==> flow/design.v <==
module Decoder (
input  wire [1:0] IN ,
output reg  [3:0] OUT
);
always @(*)
  begin
  OUT = 4'b0000 ;
    case (IN)
     2'b00 : OUT = 4'b0001 ;
     2'b01 : OUT = 4'b0010 ;          
     2'b10 : OUT = 4'b0100 ;     
     2'b11 : OUT = 4'b1000 ;     
   endcase
 end 
 endmodule
module ARITHMATIC_UNIT
  #(parameter IN_DATA_WIDTH= 16,
              OUT_DATA_WIDTH=16
  )
  (
  input wire      [IN_DATA_WIDTH-1:0]        A,
  input wire      [IN_DATA_WIDTH-1:0]        B,
  input wire      [1:0]                      ALU_FUN,
  input wire                                 Clk,
  input wire                                 RST,
  input wire                                 Arithmaitc_Enable,
  output reg     [OUT_DATA_WIDTH-1:0]       Arith_out,
  output reg                                Arith_Flag,
  output reg                                Carry_out
  );
   reg     [OUT_DATA_WIDTH-1:0]       Arith_out_signal;
   reg     [1:0]                      Arith_Flag_signal;
   wire                              Carry_out_signal;
always@(posedge Clk or negedge RST)
begin
  if(!RST)
    begin
      Arith_out<=0;
      Arith_Flag<=0;
      Carry_out<=0;
    end
  else 
    begin
     Arith_out<=Arith_out_signal;
     Arith_Flag<=Arith_Flag_signal;
     Carry_out<=Carry_out_signal;
    end
end
always@(*)
begin
  Arith_out_signal=16'b0;
  Arith_Flag_signal=1'b0;
  if(Arithmaitc_Enable)
    begin
      case(ALU_FUN)
        2'b00:begin
          Arith_out_signal=A+B;
            Arith_Flag_signal=1'b1;
        end
        2'b01:begin
          Arith_out_signal=A-B;
            Arith_Flag_signal=1'b1;
        end
        2'b10:begin
          Arith_out_signal=A*B;
            Arith_Flag_signal=1'b1;
        end
        2'b11:begin
          Arith_out_signal=(B==0)?32'h0000FFFF:A/B;
            Arith_Flag_signal=1'b1;
        end   
    endcase
    end
    else
      begin
        Arith_out_signal=16'b0;
        Arith_Flag_signal=1'b0;
      end
end
assign  Carry_out_signal= Arith_out_signal[IN_DATA_WIDTH];
endmodule
module LOGIC_UNIT
   #(parameter IN_DATA_WIDTH= 16,
              OUT_DATA_WIDTH=16
  )
  (
  input wire      [IN_DATA_WIDTH-1:0]        A,
  input wire      [IN_DATA_WIDTH-1:0]        B,
  input wire      [1:0]                      ALU_FUN,
  input wire                                 Clk,
  input wire                                 RST,
  input wire                                 LOGIC_Enable,
  output reg     [OUT_DATA_WIDTH-1:0]        LOGICAL_out,
  output reg                                 LOGICAL_Flag
  );
  reg [OUT_DATA_WIDTH-1:0]        LOGICAL_out_signal;
  reg                             LOGICAL_Flag_siganl;
  always@(posedge Clk or negedge RST)
  begin
    if(!RST)
      begin
      LOGICAL_out<=16'b0;
      LOGICAL_Flag<=1'b0;
      end
    else
      begin
      LOGICAL_out<=LOGICAL_out_signal;
      LOGICAL_Flag<=LOGICAL_Flag_siganl;
      end
  end
  always@(*)
  begin
    LOGICAL_Flag_siganl=1'b0;
    LOGICAL_out_signal=16'b0;
    if(LOGIC_Enable)
      begin
        case(ALU_FUN)
           2'b00 : begin
              LOGICAL_out_signal = A & B ;
              LOGICAL_Flag_siganl = 1'b1 ;              
		      end
          2'b01 : begin
              LOGICAL_out_signal = A | B ;
              LOGICAL_Flag_siganl = 1'b1 ;           
		      end
         2'b10 : begin
              LOGICAL_out_signal = ~(A & B) ;
              LOGICAL_Flag_siganl = 1'b1 ;           
		      end
         2'b11 : begin
              LOGICAL_out_signal = ~(A | B) ;
              LOGICAL_Flag_siganl = 1'b1 ;           
		      end
		    endcase
		   end
		   else
		     begin
		        LOGICAL_Flag_siganl=1'b0;
            LOGICAL_out_signal=16'b0;
		       end
		end
		endmodule
module SHIFT_UNIT  
   #(parameter IN_DATA_WIDTH= 16,
              OUT_DATA_WIDTH=16
  )
  (
  input wire      [IN_DATA_WIDTH-1:0]        A,
  input wire      [IN_DATA_WIDTH-1:0]        B,
  input wire      [1:0]                      ALU_FUN,
  input wire                                 Clk,
  input wire                                 RST,
  input wire                                 SHIFT_Enable,
  output reg     [OUT_DATA_WIDTH-1:0]        SHIFT_OUT,
  output reg                                 SHIFT_FLAG
  );
  reg [OUT_DATA_WIDTH-1:0]        SHIFT_OUT_SIGNAL;
  reg                             SHIFT_FLAG_SIGNAL;
  always@(posedge Clk or negedge RST)
  begin
    if(!RST)
      begin
        SHIFT_OUT<=16'b0;
        SHIFT_FLAG<=1'b0;
      end
    else
      begin
      SHIFT_OUT<=SHIFT_OUT_SIGNAL;
      SHIFT_FLAG<=SHIFT_FLAG_SIGNAL;
      end
  end
  always@(*)
  begin 
    SHIFT_OUT_SIGNAL = 1'b0 ;
    SHIFT_FLAG_SIGNAL = 1'b0 ;
	if(SHIFT_Enable)
      case (ALU_FUN)
      2'b00 : begin
              SHIFT_OUT_SIGNAL = A >> 1  ;
              SHIFT_FLAG_SIGNAL = 1'b1 ;              
		      end
      2'b01 : begin
              SHIFT_OUT_SIGNAL = A << 1 ;
              SHIFT_FLAG_SIGNAL = 1'b1 ;           
		      end
      2'b10 : begin
              SHIFT_OUT_SIGNAL = B >> 1 ;
              SHIFT_FLAG_SIGNAL = 1'b1 ;           
		      end
      2'b11 : begin
              SHIFT_OUT_SIGNAL = B << 1 ;
              SHIFT_FLAG_SIGNAL = 1'b1 ;           
		      end
      endcase
	else
	 begin
      SHIFT_OUT_SIGNAL = 1'b0 ;
      SHIFT_FLAG_SIGNAL = 1'b0 ;
     end
 end
 endmodule
module CMP_UNIT 
  #(parameter IN_DATA_WIDTH= 16,
              OUT_DATA_WIDTH=16
  )
    (
  input wire      [IN_DATA_WIDTH-1:0]        A,
  input wire      [IN_DATA_WIDTH-1:0]        B,
  input wire      [1:0]                      ALU_FUN,
  input wire                                 Clk,
  input wire                                 RST,
  input wire                                 CMP_Enable,
  output reg     [OUT_DATA_WIDTH-1:0]        CMP_out,
  output reg                                 CMP_Flag
  );
  reg [OUT_DATA_WIDTH-1:0]        CMP_out_signal;
  reg                             CMP_Flag_siganl;
  always@(posedge Clk or negedge RST)
  begin
    if(!RST)
      begin
        CMP_out<=16'b0;
        CMP_Flag<=1'b0; 
      end
    else
      begin
      CMP_out<=CMP_out_signal;
      CMP_Flag<=CMP_Flag_siganl;
      end
  end
  always@(*)
  begin
    CMP_Flag_siganl=1'b0;
    CMP_out_signal=16'b0;
    if(CMP_Enable)
      begin
        case(ALU_FUN)
           2'b00 : begin
              CMP_out_signal = 16'b0  ;
              CMP_Flag_siganl = 1'b1 ;              
		               end
           2'b01 : begin
              CMP_Flag_siganl = 1'b1 ;  
              if (A==B)
                CMP_out_signal = 16'b1;
              else
                CMP_out_signal = 16'b0;			  
		               end
          2'b10 : begin
              CMP_Flag_siganl = 1'b1 ;  
              if (A>B)
                CMP_out_signal = 16'b10;
              else
                CMP_out_signal = 16'b0;			  
		              end
          2'b11 : begin
              CMP_Flag_siganl = 1'b1 ; 
              if (A<B)
                CMP_out_signal = 16'b11;
              else
                CMP_out_signal = 16'b0;			  
		              end
		         endcase
		     end
		   else
		     begin
		        CMP_Flag_siganl=1'b0;
            CMP_out_signal=16'b0;
		       end
		end
		endmodule
module ALU_TOP 
  #(parameter INDATA_WIDTH=16,
              Arithmatic_width=INDATA_WIDTH+INDATA_WIDTH,
              Logic_Width= INDATA_WIDTH,
              Shift_Width=INDATA_WIDTH,
              CMP_Width=3
  )
(
input wire [INDATA_WIDTH-1:0]           A,
input wire [INDATA_WIDTH-1:0]           B,
input wire [3:0]                        ALU_FUN,
input wire                              CLK,
input wire                              RST,
output wire [Arithmatic_width-1:0]      Arith_OUT,
output wire [Logic_Width-1:0]           Logic_OUT,
output wire [Shift_Width-1:0]           Shift_OUT,
output wire [CMP_Width-1:0]             CMP_OUT,
output wire                             Arith_FLAG,
output wire                             Carry_OUT,
output wire                             Logic_FLAG,
output wire                             Shift_FLAG,
output wire                             CMP_FLAG
);
wire                  Arith_enable ;
wire                  Logic_enable ;
wire                  Shift_enable ;
wire                  CMP_enable ;
Decoder mapping_Decoder(
.IN(ALU_FUN[3:2]),
.OUT({Shift_enable,CMP_enable,Logic_enable,Arith_enable})
);
ARITHMATIC_UNIT #(.IN_DATA_WIDTH(INDATA_WIDTH),.OUT_DATA_WIDTH(Arithmatic_width))mapping_Arith
(
.A(A),
.B(B),
.ALU_FUN(ALU_FUN[1:0]),
.Clk(CLK),
.RST(RST),
.Arithmaitc_Enable(Arith_enable),
.Arith_out(Arith_OUT),
.Arith_Flag(Arith_FLAG),
.Carry_out(Carry_OUT)
);
LOGIC_UNIT #(.IN_DATA_WIDTH(INDATA_WIDTH),.OUT_DATA_WIDTH(Logic_Width))mapping_Logic
(
.A(A),
.B(B),
.ALU_FUN(ALU_FUN[1:0]),
.Clk(CLK),
.RST(RST),
.LOGIC_Enable(Logic_enable),
.LOGICAL_out(Logic_OUT),
.LOGICAL_Flag(Logic_FLAG)
);
SHIFT_UNIT  #(.IN_DATA_WIDTH(INDATA_WIDTH),.OUT_DATA_WIDTH(Shift_Width))mapping_Shift
(
.A(A),
.B(B),
.ALU_FUN(ALU_FUN[1:0]),
.Clk(CLK),
.RST(RST),
.SHIFT_Enable(Shift_enable),
.SHIFT_OUT(Shift_OUT),
.SHIFT_FLAG(Shift_FLAG)
);
CMP_UNIT #(.IN_DATA_WIDTH(INDATA_WIDTH),.OUT_DATA_WIDTH(CMP_Width))mapping_Cmp
(
.A(A),
.B(B),
.ALU_FUN(ALU_FUN[1:0]),
.Clk(CLK),
.RST(RST),
.CMP_Enable(CMP_enable),
.CMP_out(CMP_OUT),
.CMP_Flag(CMP_FLAG)
);
endmodule
### Step by step through the tools: ALU_TOP

The steps from the RTL of ALU_TOP to its reports follow in flow order.
Lines are those of the file above, counted from 1.
Library cell names are shortened.
The mark - stands for no value.

| design | value |
|---|---|
| design top | ALU_TOP |
| clock port | CLK |
| library | sky130hd |
| corner | tt_025C_1v80 |

### Word-level counts

Yosys after proc, flatten, opt, wreduce and memory -nomap, before mapping. Enables and synchronous resets that opt folds into registers are not counted as muxes. Memory bits, and registers merged into a memory's read port (data or address), are not among the register bits. Print and check cells are not counted.

| cells by class | value |
|---|---|
| mux-type cells | 19 |
| reduce/logical cells | 4 |
| $lt $le $gt $ge | 2 |
| div/mod/pow operators | 1 |
| bitwise operators | 4 |
| multiply operators | 1 |
| equality and inequality tests | 7 |
| $add $sub $neg | 2 |

Operators by type and width:

| operator | number |
|---|---|
| 16-bit by 16-bit divider with 32-bit output | 1 |
| 16-bit by 16-bit multiplier with 32-bit output | 1 |
| 32-bit parallel mux with 4-bit select | 1 |
| 16-bit parallel mux with 4-bit select | 2 |
| 32-bit two-way mux | 2 |
| 16-bit NOT | 2 |
| 16-bit two-way mux | 2 |
| 16-bit by 16-bit adder with 17-bit output | 1 |
| 16-bit by 16-bit subtractor with 17-bit output | 1 |
| 16-bit > comparator | 1 |
| 16-bit less-than comparator | 1 |
| 16-bit == test | 1 |
| 16-bit bitwise AND | 1 |
| 16-bit bitwise OR | 1 |
| 16-bit logical NOT | 1 |
| 4-bit parallel mux with 4-bit select | 1 |
| 3-bit parallel mux with 4-bit select | 1 |
| 2-bit == test with constant B | 4 |
| 1-bit two-way mux | 7 |
| 2-bit by 1-bit == test with 1-bit output with constant B | 2 |
| 2-bit logical NOT | 2 |
| 4-bit OR reduction | 1 |
| 2-bit two-way mux | 2 |
| 3-bit two-way mux | 1 |

| storage and ports | value |
|---|---|
| elaborated cells | 49 |
| bits of input ports | 38 |
| register bits | 72 |
| output and inout port bits | 72 |

### Depth

Depth = most cells in a row (Yosys ltp): at word level without a register or memory, in the mapped netlist without a sequential cell, where the memories' decode and read muxes count.

| logic depth | value |
|---|---|
| depth after elaboration | 4 |
| ABC_AREA | 0 |
| gate-level depth with buffers | 488 |
| mapped depth without buffers | 446 |

### After synthesis

Yosys stat after the flow's synthesis: flattened, memories mapped to cells. It holds for the ABC_AREA given above (unset counts as 0); a run with the other value may have another netlist.
Totals and module areas in this step are rounded.

| mapped netlist | value |
|---|---|
| mapped area | 34,660 um2 |
| flip-flops | 70 |
| mapped cells | 4,596 |

Cell types:

| type | number | area in all (um2) |
|---|---|---|
| ha_1 | 546 | 6.83E+03 |
| fa_1 | 196 | 3.92E+03 |
| nor2_1 | 478 | 1.79E+03 |
| dfrtp_1 | 70 | 1,751.68 |
| a21oi_1 | 331 | 1.66E+03 |
| nand2_1 | 441 | 1.66E+03 |
| xnor2_1 | 177 | 1.55E+03 |
| o21a_1 | 204 | 1.53E+03 |
| inv_1 | 336 | 1,261.21 |
| nor3_1 | 217 | 1.09E+03 |
| mux2_2 | 82 | 923.386 |
| o21ai_0 | 156 | 780.749 |
| a21o_1 | 84 | 630.605 |
| xor2_1 | 68 | 595.571 |
| o31ai_1 | 76 | 570.547 |
| or2_2 | 76 | 475.456 |
| clkbuf_1 | 122 | 457.939 |
| and2_1 | 58 | 362.848 |

Other cell types: 101; their cells: 878.
The figures by module come from a second, unflattened synthesis with its own total; it is not the netlist above.

| second synthesis, totals | value |
|---|---|
| cell total of the unflattened synthesis | 4,649 |
| area (unflattened synthesis) | 35,030 um2 |

Each row is one instance without its submodules.

By module:

| module | times used | cells | sequential area (um2) | area (um2) |
|---|---|---|---|---|
| ARITHMATIC_UNIT | 1 | 4,462 | 825.8 | 32,920 |
| LOGIC_UNIT | 1 | 56 | 425.4 | 807.0 |
| SHIFT_UNIT | 1 | 55 | 425.4 | 732.0 |
| CMP_UNIT | 1 | 72 | 75.1 | 546.8 |
| Decoder | 1 | 4 | 0.0 | 26.3 |
| ALU_TOP | 1 | 0 | 0.0 | 0.0 |

### Timing after synthesis

OpenSTA on the mapped netlist: ideal clock, no wires. The path of least setup slack (recovery checks aside). Input and output delay are each 20% of the period. Register names are those of the netlist, which keeps one name where synthesis merged equal registers.

| timing after synthesis | value |
|---|---|
| kind | in2reg |
| from | input port B[1] |
| to | register mapping_Arith.Arith_out[0] |
| required time | 109.867 ns |
| driving pins on the path | 459 |
| period | 110.0 ns |
| path slack | -3.465 ns |
| data arrival time | 113.332 ns |
| delay of the path | 91.465 ns |
| setup time | 0.133 ns |
| buffers on the path | 51 |
| input delay | 22.000 ns |
| launch time at the first pin | 22.000 ns |
| synthesis period reached | 113.465 ns |

"delay of the path" is the arrival time less input delay plus setup time.
"driving pins on the path": output pins that drive a net of the path, with the launching flip-flop's if there is one; two outputs of one cell count as two.
"synthesis period reached" is the clock period less the worst setup slack; recovery checks do not enter. This is arithmetic on one report: input and output delays are still those of the set period (20% each).
Between the ends stands the longest chain of elaborated cells between them, by number of cells; it is not shown to be the way that was timed. Of several equally long chains one is given.
Each line given opens the expression or statement behind the cell; cells for indexed reads and writes are added by Yosys, which also makes memories of some case tables.

| on the way, after synthesis | value |
|---|---|
| cells stage by stage | clkbuf_1 clkinv_1 ha_1 or3_1 nand3_1 nor4_1 a31o_2 ha_1 a21oi_1 nand2_1 and4_1 a311oi_1 nor2_1 ha_1 o21a_1 nor2_1 or4_1 buf_2 (+423 left out) a21oi_1 nor2b_1 o21ai_0 nand2b_1 a21oi_1 nor2b_1 o21ai_0 nand2b_1 a21oi_1 nor2b_1 o21ai_0 nand2b_1 a21oi_1 nor2b_1 o21ai_0 and4_1 o221a_2 a31oi_1 |
| length of the longest elaborated chain | 4 |

Ends and longest elaborated chain, after synthesis:

| what | RTL line | source |
|---|---|---|
| from (decl) | 281 | `input wire [INDATA_WIDTH-1:0]           B,` |
| 16-bit by 16-bit divider with 32-bit output | 69 | `Arith_out_signal=(B==0)?32'h0000FFFF:A/B;` |
| 32-bit two-way mux | 69 |  |
| 32-bit parallel mux with 4-bit select | 55 | `case(ALU_FUN)` |
| 32-bit two-way mux | 53 | `if(Arithmaitc_Enable)` |
| to (assign) | 38 | `Arith_out<=0;` |
| to (assign) | 44 | `Arith_out<=Arith_out_signal;` |
| to (decl) | 27 | `output reg     [OUT_DATA_WIDTH-1:0]       Arith_out,` |

### Timing after layout

From the final timing report of run 1: the path of least setup slack in the routed layout; clock arrival at registers is part of the times.

| timing after layout | value |
|---|---|
| kind | in2reg |
| from | input port A[8] |
| to | register mapping_Arith.Arith_out[0] |
| required time | 110.27 ns |
| driving pins on the path | 440 |
| data arrival time | 107.74 ns |
| setup time | 0.12 ns |
| period | 110.0 ns |
| buffers on the path | 21 |
| launch time at the first pin | 22.00 ns |
| input delay | 22.00 ns |
| path slack | 2.53 ns |

Between the ends stands the longest chain of elaborated cells between them, by number of cells; it is not shown to be the way that was timed. Of several equally long chains one is given.

| on the way, after layout | value |
|---|---|
| cells stage by stage | clkdlybuf4s50_1 nor4_2 buf_4 nand2_1 nor4_2 buf_4 and2_1 ha_1 or3_1 nand3_2 nor4_4 a31o_2 ha_4 o211ai_1 nand2_2 nand4_1 buf_4 nor2_1 (+404 left out) a21oi_1 nor2b_1 o21ai_0 nand2b_1 a21oi_2 nor2b_1 o21ai_0 nand2b_1 a21oi_1 nor2b_1 o21ai_1 nand2b_1 a21oi_1 nor2b_1 o21ai_0 and4_1 o221a_2 a31oi_1 |
| length of the longest elaborated chain | 4 |

Ends and longest elaborated chain, after layout:

| what | RTL line | source |
|---|---|---|
| from (decl) | 280 | `input wire [INDATA_WIDTH-1:0]           A,` |
| 16-bit by 16-bit divider with 32-bit output | 69 | `Arith_out_signal=(B==0)?32'h0000FFFF:A/B;` |
| 32-bit two-way mux | 69 |  |
| 32-bit parallel mux with 4-bit select | 55 | `case(ALU_FUN)` |
| 32-bit two-way mux | 53 | `if(Arithmaitc_Enable)` |
| to (assign) | 38 | `Arith_out<=0;` |
| to (assign) | 44 | `Arith_out<=Arith_out_signal;` |
| to (decl) | 27 | `output reg     [OUT_DATA_WIDTH-1:0]       Arith_out,` |

==> results <==
Below are 4 stored runs of the flow (Yosys, OpenROAD; platform sky130hd) on ALU_TOP, each with its settings and what was measured, unordered. Constraints: input delay and output delay 20% of the set period each, output load 0.01 pF.
"clock period achieved" is the run's clock period less its worst setup slack. It is reckoned from that one timing run; input and output delays stay at 20% of the period that was set.
"critical setup path time" = time allowed to the worst setup path (clock period - input delay - output delay, where it has them) - its slack; a late launch clock adds to it, a late capture clock takes from it.
Values from the reports are rounded here.

#### Run 1

| setting | value |
|---|---|
| CELL_PAD_IN_SITES_DETAIL_PLACEMENT | `1` |
| CORE_UTILIZATION | `40` |
| HOLD_SLACK_MARGIN | `0.29` |
| period_ns | `110.0` |
| CAP_MARGIN | `20` |
| CORE_MARGIN | `2` |
| SLEW_MARGIN | `20` |

| result | value |
|---|---|
| synthesized cell area | 34,660 um2 |
| total die area | 89,020 um2 |
| standard-cell area of the final layout | 41,680 um2 |
| final design utilization | 48.7% |
| worst slack on setup checks | 2.525 ns |
| sum of negative setup slack | 0.000 ns |
| clock period achieved | 107.475 ns |
| critical setup path time | 85.47 ns |
| worst setup path kind | in2reg |

#### Run 2

| setting | value |
|---|---|
| CAP_MARGIN | `25` |
| CELL_PAD_IN_SITES_GLOBAL_PLACEMENT | `1` |
| CTS_CLUSTER_SIZE | `58` |
| HOLD_SLACK_MARGIN | `0.29` |
| period_ns | `134.0` |
| CORE_MARGIN | `2` |
| CORE_UTILIZATION | `40` |
| SLEW_MARGIN | `20` |

| result | value |
|---|---|
| synthesized cell area | 34,660 um2 |
| total die area | 89,020 um2 |
| standard-cell area of the final layout | 37,540 um2 |
| final design utilization | 43.9% |
| worst slack on setup checks | 8.481 ns |
| sum of negative setup slack | 0.000 ns |
| clock period achieved | 125.519 ns |
| critical setup path time | 98.72 ns |
| worst setup path kind | in2reg |

#### Run 3

| setting | value |
|---|---|
| CORE_UTILIZATION | `40` |
| period_ns | `60.5` |
| CAP_MARGIN | `20` |
| CORE_MARGIN | `2` |
| SLEW_MARGIN | `20` |

| result | value |
|---|---|
| synthesized cell area | 34,660 um2 |
| total die area | 89,020 um2 |
| standard-cell area of the final layout | 52,950 um2 |
| final design utilization | 61.9% |
| worst slack on setup checks | -31.84 ns |
| sum of negative setup slack | -149.2 ns |
| clock period achieved | 92.343 ns |
| critical setup path time | 80.24 ns |
| worst setup path kind | in2reg |

#### Run 4

| setting | value |
|---|---|
| CELL_PAD_IN_SITES_DETAIL_PLACEMENT | `1` |
| CORE_ASPECT_RATIO | `1.16` |
| CORE_MARGIN | `7` |
| CORE_UTILIZATION | `22` |
| CTS_CLUSTER_SIZE | `82` |
| GPL_ROUTABILITY_DRIVEN | `0` |
| MIN_ROUTING_LAYER | `met2` |
| PLACE_DENSITY | `0.48` |
| TNS_END_PERCENT | `95` |
| period_ns | `65.7` |
| CAP_MARGIN | `20` |
| SLEW_MARGIN | `20` |

| result | value |
|---|---|
| synthesized cell area | 34,660 um2 |
| total die area | 168,900 um2 |
| standard-cell area of the final layout | 54,750 um2 |
| final design utilization | 35.1% |
| worst slack on setup checks | -29.23 ns |
| sum of negative setup slack | -127.7 ns |
| clock period achieved | 94.930 ns |
| critical setup path time | 81.79 ns |
| worst setup path kind | in2reg |
